==> flow/design.v <==
module logarithm #(
	parameter n = 16,
	parameter m = 24,
	parameter k = 5 ,
	parameter p = 24
) (
	input        clk  ,  
	input        reset,  
	input        start,
	input  [0:n] x    ,
	output [1:p] y    ,
	output reg   done
);
	reg [2:0] current_state;
	reg [2:0] next_state   ;
	wire      z_gt2        ;
	wire      i_positive   ;
	reg [2:0] sel_z        ;
	reg       load_z       ;
	reg       sel_i        ;
	reg       load_i       ;
	reg       shift_y      ;
	reg  [  m+1:0] z           ;
	wire [  m+1:0] trunc_square;
	wire [  m+1:0] trunc_div   ;
	wire [  m+1:0] z_input     ;
	reg  [  k-1:0] i           ;
	wire [  k-1:0] i_input     ;
	wire [  k-1:0] i_minus_1   ;
	reg  [    1:p] yy          ;
	wire [    m:0] mult_in     ;
	wire [2*m+1:0] mult_out    ;
	assign z_input = (sel_z == 2'd00) ?  {1'b0, x, {(m-n){1'd0}}} :
	(sel_z == 2'd01) ? 	trunc_square :
	trunc_div;
	assign mult_in     = z[m:0];
	assign mult_out     = mult_in * mult_in;
	assign trunc_square = mult_out[2*m+1:m];
	assign trunc_div    = {1'd0, z[m+1:1]};
	always @(posedge clk or negedge reset) begin : proc_z
		if(~reset) begin
			z <= 0;
		end else begin
			if (load_z == 1'b1)
				z <= z_input;
		end
	end
	assign i_input = sel_i ? i_minus_1 : p;
	assign i_minus_1 = i - 1;
	wire [15:0] binary_p = p;
	always @(posedge clk or negedge reset) begin : proc_i
		if(~reset) begin
			i <= 0;
		end else begin
			if (load_i == 1'b1)
				i <= i_input;
		end
	end
	always @(posedge clk or negedge reset) begin : proc_yy
		if(~reset) begin
			yy <= 0;
		end else begin
			if (shift_y == 1'b1)
				yy <= {yy[2:p], z[m+1]};
		end
	end
	always @(posedge clk or negedge reset) begin : proc_current_state
		if(~reset) begin
			current_state <= 0;
		end else begin
			current_state <= next_state;
		end
	end
	assign i_positive = i ? 1 : 0;
	assign z_gt2 = z[m+1];
	assign y = yy;
	always @(*) begin
		next_state = current_state;
		case (current_state)
			3'd0 : begin
				if (~start)
					next_state = 3'd1;
			end
			3'd1 : begin
				if (start)
					next_state = 3'd2;
			end
			3'd2 : begin
				next_state = 3'd3;
			end
			3'd3 : begin
				next_state = 3'd4;
			end
			3'd4 : begin
				if (z_gt2)
					next_state = 3'd5;
				else
					next_state = 3'd6;
			end
			3'd5 : begin
				next_state = 3'd6;
			end
			3'd6 : begin
				if (i_positive)
					next_state = 3'd3;
				else
					next_state = 3'd0;
			end
			default : next_state = 3'd0;
		endcase
	end
	always @(*) begin
		case (current_state)
			3'd0, 3'd1: begin
				sel_z   = 2'b00;
				load_z  = 1'b0;
				sel_i   = 1'b0;
				load_i  = 1'b0;
				shift_y = 1'b0;
				done    = 1'b1;
			end
			3'd2 : begin
				sel_z   = 2'b00;
				load_z  = 1'b1;
				sel_i   = 1'b0;
				load_i  = 1'b1;
				shift_y = 1'b0;
				done    = 1'b0;
			end
			3'd3 : begin
				sel_z   = 2'b01;
				load_z  = 1'b1;
				sel_i   = 1'b1;
				load_i  = 1'b1;
				shift_y = 1'b0;
				done    = 1'b0;
			end
			3'd4 : begin
				sel_z   = 2'b00;
				load_z  = 1'b0;
				sel_i   = 1'b0;
				load_i  = 1'b0;
				shift_y = 1'b1;
				done    = 1'b0;
			end
			3'd5 : begin
				sel_z   = 2'b10;
				load_z  = 1'b1;
				sel_i   = 1'b0;
				load_i  = 1'b0;
				shift_y = 1'b0;
				done    = 1'b0;
			end
			3'd6 : begin
				sel_z   = 2'b00;
				load_z  = 1'b0;
				sel_i   = 1'b0;
				load_i  = 1'b0;
				shift_y = 1'b0;
				done    = 1'b0;
			end
			default : begin
				sel_z   = 2'b00;
				load_z  = 1'b0;
				sel_i   = 1'b0;
				load_i  = 1'b0;
				shift_y = 1'b0;
				done    = 1'b0;
			end
		endcase
	end
endmodule
Subject: tool reports on logarithm

Hi,

### Tool chain data of logarithm

Each step is given for the RTL above and for the edited RTL.
"original" refers to lines of the RTL above, "edited" to lines of the edited file.
"change" is "edited" less "original", of the values as shown; "rel. change" is that difference over "original", in percent.
Library cell names are shortened.
A cell with -- has no value.

* design top: logarithm
* clock port: clk
* cell library: sky130hd
* corner: tt_025C_1v80

### The edit

The edit as a unified diff against the file above.
This change comes from a script, not from a designer. The edited design behaves differently; no optimisation was intended.

```diff
@@ -1,5 +1,5 @@
 module logarithm #(
 	parameter n = 16,
-	parameter m = 24,
+	parameter m = 18,
 	parameter k = 5 ,
 	parameter p = 24
```

### Elaborated design

Yosys after proc, flatten, opt, wreduce and memory -nomap, before mapping. Memory bits, and registers merged into a memory's read port (data or address), are not among the register bits. Print and check cells are not counted. Equal cells are merged and count once.

Word-level totals
* register bits: original 58, edited 52, change -6, rel. change -10.34%
* bits of input ports: original 20, edited 20, change 0, rel. change 0.00%
* output and inout bits: original 25, edited 25, change 0, rel. change 0.00%
* cells after elaboration: original 37, edited 37, change 0, rel. change 0.00%

Operators by class
* $add $sub $neg: original 1, edited 1, change 0, rel. change 0.00%
* multiply operators: original 1, edited 1, change 0, rel. change 0.00%
* eq/ne operators: original 9, edited 9, change 0, rel. change 0.00%
* multiplexer cells: original 15, edited 15, change 0, rel. change 0.00%
* reductions and logical operators: original 7, edited 7, change 0, rel. change 0.00%

Operator list
* 2-to-1 mux 26 bit: original 2, edited 0, change -2, rel. change -100.00%
* 2-to-1 mux 20 bit: original 0, edited 2, change +2
* multiplier 25 x 25 -> 50 bit: original 1, edited 0, change -1, rel. change -100.00%
* multiplier 19 x 19 -> 38 bit: original 0, edited 1, change +1

Operator kinds equal on both sides are left out: 16.

### Longest topological paths

Yosys ltp: most cells in a row. Word level: on the elaborated netlist, between registers, memories and ports. Mapped: between sequential cells and ports; inverters and the memories' decode and read muxes count.

Logic depth
* word-level depth: original 5, edited 5, change 0, rel. change 0.00%
* ABC_AREA: original 0, edited 0
* mapped depth: original 28, edited 26, change -2, rel. change -7.14%
* gate-level depth less buffers: original 26, edited 24, change -2, rel. change -7.69%

### After synthesis

Source: synth_stat.txt of the flow (Yosys; design flattened, memories mapped). It holds for the ABC_AREA given above (unset counts as 0); a run with the other value may have another netlist.

Cells by type
* inv_1: original 673, edited 359, change -314, rel. change -46.66%
* fa_1: original 465, edited 247, change -218, rel. change -46.88%
* nand2_1: original 209, edited 123, change -86, rel. change -41.15%
* ha_1: original 189, edited 125, change -64, rel. change -33.86%
* and2_1: original 106, edited 59, change -47, rel. change -44.34%
* clkbuf_1: original 76, edited 46, change -30, rel. change -39.47%
* nor2_1: original 68, edited 38, change -30, rel. change -44.12%
* a21oi_1: original 54, edited 29, change -25, rel. change -46.30%
* o21ai_0: original 37, edited 14, change -23, rel. change -62.16%
* nand3_1: original 15, edited 3, change -12, rel. change -80.00%
* a21o_1: original 21, edited 11, change -10, rel. change -47.62%
* dfrtp_1: original 61, edited 55, change -6, rel. change -9.84%
* a22oi_1: original 9, edited 3, change -6, rel. change -66.67%
* and3_1: original 7, edited 1, change -6, rel. change -85.71%
* a211oi_1: original 3, edited 9, change +6, rel. change +200.00%
* a221oi_1: original 4, edited 9, change +5, rel. change +125.00%
* xnor2_1: original 19, edited 15, change -4, rel. change -21.05%
* nor3_1: original 9, edited 5, change -4, rel. change -44.44%

Cell types equal on both sides are left out: 7.
Not every row of either side is listed.

Mapped netlist
* cells in the netlist: original 2182, edited 1281, change -901, rel. change -41.29%
* synthesis area (sq um): original 20145.6, edited 12159.2, change -7986.4, rel. change -39.64%
* sequential area (sq um): original 1552.7, edited 1402.6, change -150.1, rel. change -9.67%
* mapped flip-flops: original 62, edited 56, change -6, rel. change -9.68%
* buffers: original 80, edited 47, change -33, rel. change -41.25%

### Worst setup path after synthesis

Path of least setup slack by OpenSTA after synthesis, without wires, with an ideal clock, recovery checks aside; 20% of the period is set as input and as output delay. Where synthesis merged equal registers, the netlist keeps one of their names.

Timing after synthesis
* path kind: original register to register, edited register to register
* from: original register z[12], edited register z[7]
* to: original register z[21], edited register z[18]
* period (ns): original 9.0, edited 9.0, change 0.0, rel. change 0.00%
* library setup time (ns): original 0.104, edited 0.126, change +0.022
* launch time at the first pin (ns): original 0.000, edited 0.000, change 0.000
* arrival time (ns): original 6.961, edited 6.492, change -0.469, rel. change -6.74%
* data required time (ns): original 8.896, edited 8.874, change -0.022, rel. change -0.25%
* slack (ns): original 1.935, edited 2.382, change +0.447
* delay of the path (ns): original 7.065, edited 6.618, change -0.447, rel. change -6.33%
* stages: original 25, edited 25, change 0, rel. change 0.00%
* path buffers: original 2, edited 2, change 0, rel. change 0.00%
* period reached after synthesis (ns): original 7.065, edited 6.618, change -0.447, rel. change -6.33%

"delay of the path" is the arrival time less input delay plus setup time.
"stages" counts driving pins, that of a launching flip-flop among them; a cell with two outputs on the path counts twice.
"period reached after synthesis" = period - worst setup slack (recovery checks aside). The figure is calculated, with input and output delays left at 20% of the set period.
Between the ends stands the longest chain of elaborated cells between them, by number of cells; it is not shown to be the way that was timed. Of several equally long chains one is given.
Each line given opens the expression or statement behind the cell; cells for indexed reads and writes are added by Yosys, which also makes memories of some case tables.

Between the ends, after synthesis, original:
* cell sequence: dfrtp_1 -> clkbuf_1 -> clkbuf_1 -> nand2_1 -> fa_1 -> inv_1 -> fa_1 -> inv_1 -> fa_1 -> inv_1 -> fa_1 -> fa_1 -> fa_1 -> inv_1 -> fa_1 -> inv_1 -> ha_1 -> a21oi_1 -> o21ai_0 -> a211o_1 -> a221oi_2 -> a21oi_1 -> o41ai_2 -> mux2_1 -> a221oi_1
* length of the longest elaborated chain: 3
* elaborated cells between the ends (all ways): 3
* RTL lines with such cells: 3
* those cells by class: mul (1); mux (2)

Ends and longest elaborated chain, after synthesis, original
* start, declared: RTL line 23 `reg [ m+1:0] z ;`
* start, assigned: RTL line 42 `z <= 0;`
* start, assigned: RTL line 45 `z <= z_input;`
* multiplier 25 x 25 -> 50 bit: RTL line 37 `assign mult_out = mult_in * mult_in;`
* 2-to-1 mux 26 bit: RTL line 34 `(sel_z == 2'd01) ? trunc_square :`
* 2-to-1 mux 26 bit: RTL line 33 `assign z_input = (sel_z == 2'd00) ? {1'b0, x, {(m-n){1'd0}}} :`
* end, assigned: RTL line 42
* end, assigned: RTL line 45
* end, declared: RTL line 23

Between the ends, after synthesis, edited:
* cell sequence: dfrtp_1 -> clkbuf_1 -> clkbuf_1 -> nand2_1 -> fa_1 -> inv_1 -> fa_1 -> inv_1 -> fa_1 -> inv_1 -> fa_1 -> fa_1 -> inv_1 -> fa_1 -> inv_1 -> ha_1 -> a211oi_2 -> nand2_1 -> a2111oi_4 -> nor3_1 -> o31a_1 -> a311o_1 -> xor2_1 -> a221oi_1 -> nor2_1
* length of the longest elaborated chain: 3
* elaborated cells between the ends (all ways): 3
* RTL lines with such cells: 3
* those cells by class: mul (1); mux (2)

Ends and longest elaborated chain, after synthesis, edited
* start, declared: RTL line 23 `reg [ m+1:0] z ;`
* start, assigned: RTL line 42 `z <= 0;`
* start, assigned: RTL line 45 `z <= z_input;`
* multiplier 19 x 19 -> 38 bit: RTL line 37 `assign mult_out = mult_in * mult_in;`
* 2-to-1 mux 20 bit: RTL line 34 `(sel_z == 2'd01) ? trunc_square :`
* 2-to-1 mux 20 bit: RTL line 33 `assign z_input = (sel_z == 2'd00) ? {1'b0, x, {(m-n){1'd0}}} :`
* end, assigned: RTL line 42
* end, assigned: RTL line 45
* end, declared: RTL line 23

### Worst path after layout

From the final timing report of each run of pair A: the path of least setup slack in the routed layout; clock arrival at registers is part of the times.

Timing after layout
* path kind: original register to register, edited register to register
* from: original register z[17], edited register z[6]
* to: original register z[21], edited register z[17]
* period (ns): original 8.17, edited 8.17, change 0.00, rel. change 0.00%
* library setup time (ns): original 0.11, edited 0.11, change 0.00
* launch time at the first pin (ns): original 0.34, edited 0.29, change -0.05, rel. change -14.71%
* arrival time (ns): original 8.12, edited 7.25, change -0.87, rel. change -10.71%
* data required time (ns): original 8.40, edited 8.35, change -0.05, rel. change -0.60%
* slack (ns): original 0.28, edited 1.10, change +0.82
* stages: original 23, edited 23, change 0, rel. change 0.00%
* path buffers: original 0, edited 0, change 0

Between the ends stands the longest chain of elaborated cells between them, by number of cells; it is not shown to be the way that was timed. Of several equally long chains one is given.

Between the ends, after layout, original:
* cell sequence: dfrtp_1 -> inv_1 -> nor2_1 -> fa_1 -> inv_1 -> fa_1 -> fa_1 -> inv_1 -> fa_1 -> fa_1 -> fa_1 -> inv_1 -> fa_1 -> inv_1 -> ha_1 -> a21oi_1 -> o21ai_0 -> a211o_1 -> a221oi_2 -> a21oi_1 -> o41ai_2 -> mux2_1 -> a221oi_1
* length of the longest elaborated chain: 3
* elaborated cells between the ends (all ways): 3
* RTL lines with such cells: 3
* those cells by class: mul (1); mux (2)

Ends and longest elaborated chain, after layout, original
* start, declared: RTL line 23 `reg [ m+1:0] z ;`
* start, assigned: RTL line 42 `z <= 0;`
* start, assigned: RTL line 45 `z <= z_input;`
* multiplier 25 x 25 -> 50 bit: RTL line 37 `assign mult_out = mult_in * mult_in;`
* 2-to-1 mux 26 bit: RTL line 34 `(sel_z == 2'd01) ? trunc_square :`
* 2-to-1 mux 26 bit: RTL line 33 `assign z_input = (sel_z == 2'd00) ? {1'b0, x, {(m-n){1'd0}}} :`
* end, assigned: RTL line 42
* end, assigned: RTL line 45
* end, declared: RTL line 23

Between the ends, after layout, edited:
* cell sequence: dfrtp_1 -> nand2_1 -> fa_1 -> inv_1 -> fa_1 -> inv_1 -> fa_1 -> inv_1 -> fa_1 -> fa_1 -> inv_1 -> fa_1 -> inv_1 -> ha_1 -> a211oi_2 -> nand2_1 -> a2111oi_4 -> nor3_1 -> o31a_1 -> o21a_1 -> o311ai_0 -> o21ai_0 -> mux2_2
* length of the longest elaborated chain: 3
* elaborated cells between the ends (all ways): 3
* RTL lines with such cells: 3
* those cells by class: mul (1); mux (2)

Ends and longest elaborated chain, after layout, edited
* start, declared: RTL line 23 `reg [ m+1:0] z ;`
* start, assigned: RTL line 42 `z <= 0;`
* start, assigned: RTL line 45 `z <= z_input;`
* multiplier 19 x 19 -> 38 bit: RTL line 37 `assign mult_out = mult_in * mult_in;`
* 2-to-1 mux 20 bit: RTL line 34 `(sel_z == 2'd01) ? trunc_square :`
* 2-to-1 mux 20 bit: RTL line 33 `assign z_input = (sel_z == 2'd00) ? {1'b0, x, {(m-n){1'd0}}} :`
* end, assigned: RTL line 42
* end, assigned: RTL line 45
* end, declared: RTL line 23

### Layout results

Both versions went through the flow (Yosys, OpenROAD) with the same settings in each pair. Constraints: input delay and output delay 20% of the set period each, output load 0.01 pF.

Flow settings, pair A:
* CORE_UTILIZATION: 40
* period_ns: 8.17
* CAP_MARGIN: 20
* CORE_MARGIN: 2
* SLEW_MARGIN: 20

Results, pair A
* synthesis area (sq um): original 20145.6, edited 12159.2, change -7986.4, rel. change -39.64%
* area of the die (sq um): original 52175.7, edited 31808.7, change -20367.0, rel. change -39.04%
* standard-cell area of the final layout (sq um): original 21810.9, edited 13156.4, change -8654.5, rel. change -39.68%
* utilization in the final report (%): original 43.7, edited 44.2, change +0.5
* setup slack of the critical path (ns): original 0.281, edited 1.101, change +0.820
* setup TNS (ns): original 0.000, edited 0.000, change 0.000
* post-route worst hold slack (ns): original 0.472, edited 0.473, change +0.001
* power (W): original 0.0006923, edited 0.0005428, change -0.0001495, rel. change -21.59%
* period reached (ns): original 7.889, edited 7.069, change -0.820, rel. change -10.39%

Flow settings, pair B:
* ABC_AREA: 0
* CELL_PAD_IN_SITES_DETAIL_PLACEMENT: 2
* CELL_PAD_IN_SITES_GLOBAL_PLACEMENT: 0
* CORE_MARGIN: 8
* CORE_UTILIZATION: 25
* GPL_ROUTABILITY_DRIVEN: 0
* GPL_TIMING_DRIVEN: 1
* MAX_ROUTING_LAYER: met5
* PLACE_DENSITY_LB_ADDON: 0.27
* SETUP_SLACK_MARGIN: 1.17
* period_ns: 12.0
* CAP_MARGIN: 20
* SLEW_MARGIN: 20

Results, pair B
* synthesis area (sq um): original 20145.6, edited 12159.2, change -7986.4, rel. change -39.64%
* area of the die (sq um): original 89922.0, edited 55948.8, change -33973.2, rel. change -37.78%
* standard-cell area of the final layout (sq um): original 22126.2, edited 13421.6, change -8704.6, rel. change -39.34%
* utilization in the final report (%): original 27.6, edited 27.7, change +0.1
* setup slack of the critical path (ns): original 3.798, edited 4.467, change +0.669
* setup TNS (ns): original 0.000, edited 0.000, change 0.000
* post-route worst hold slack (ns): original 0.499, edited 0.490, change -0.009
* power (W): original 0.0004819, edited 0.0003611, change -0.0001208, rel. change -25.07%
* period reached (ns): original 8.202, edited 7.533, change -0.669, rel. change -8.16%

"period reached" = clock period - worst setup slack. The figure is calculated, with input and output delays left at 20% of the set period.
"power" is the tool's figure for a default switching activity; nothing was simulated.

Regards
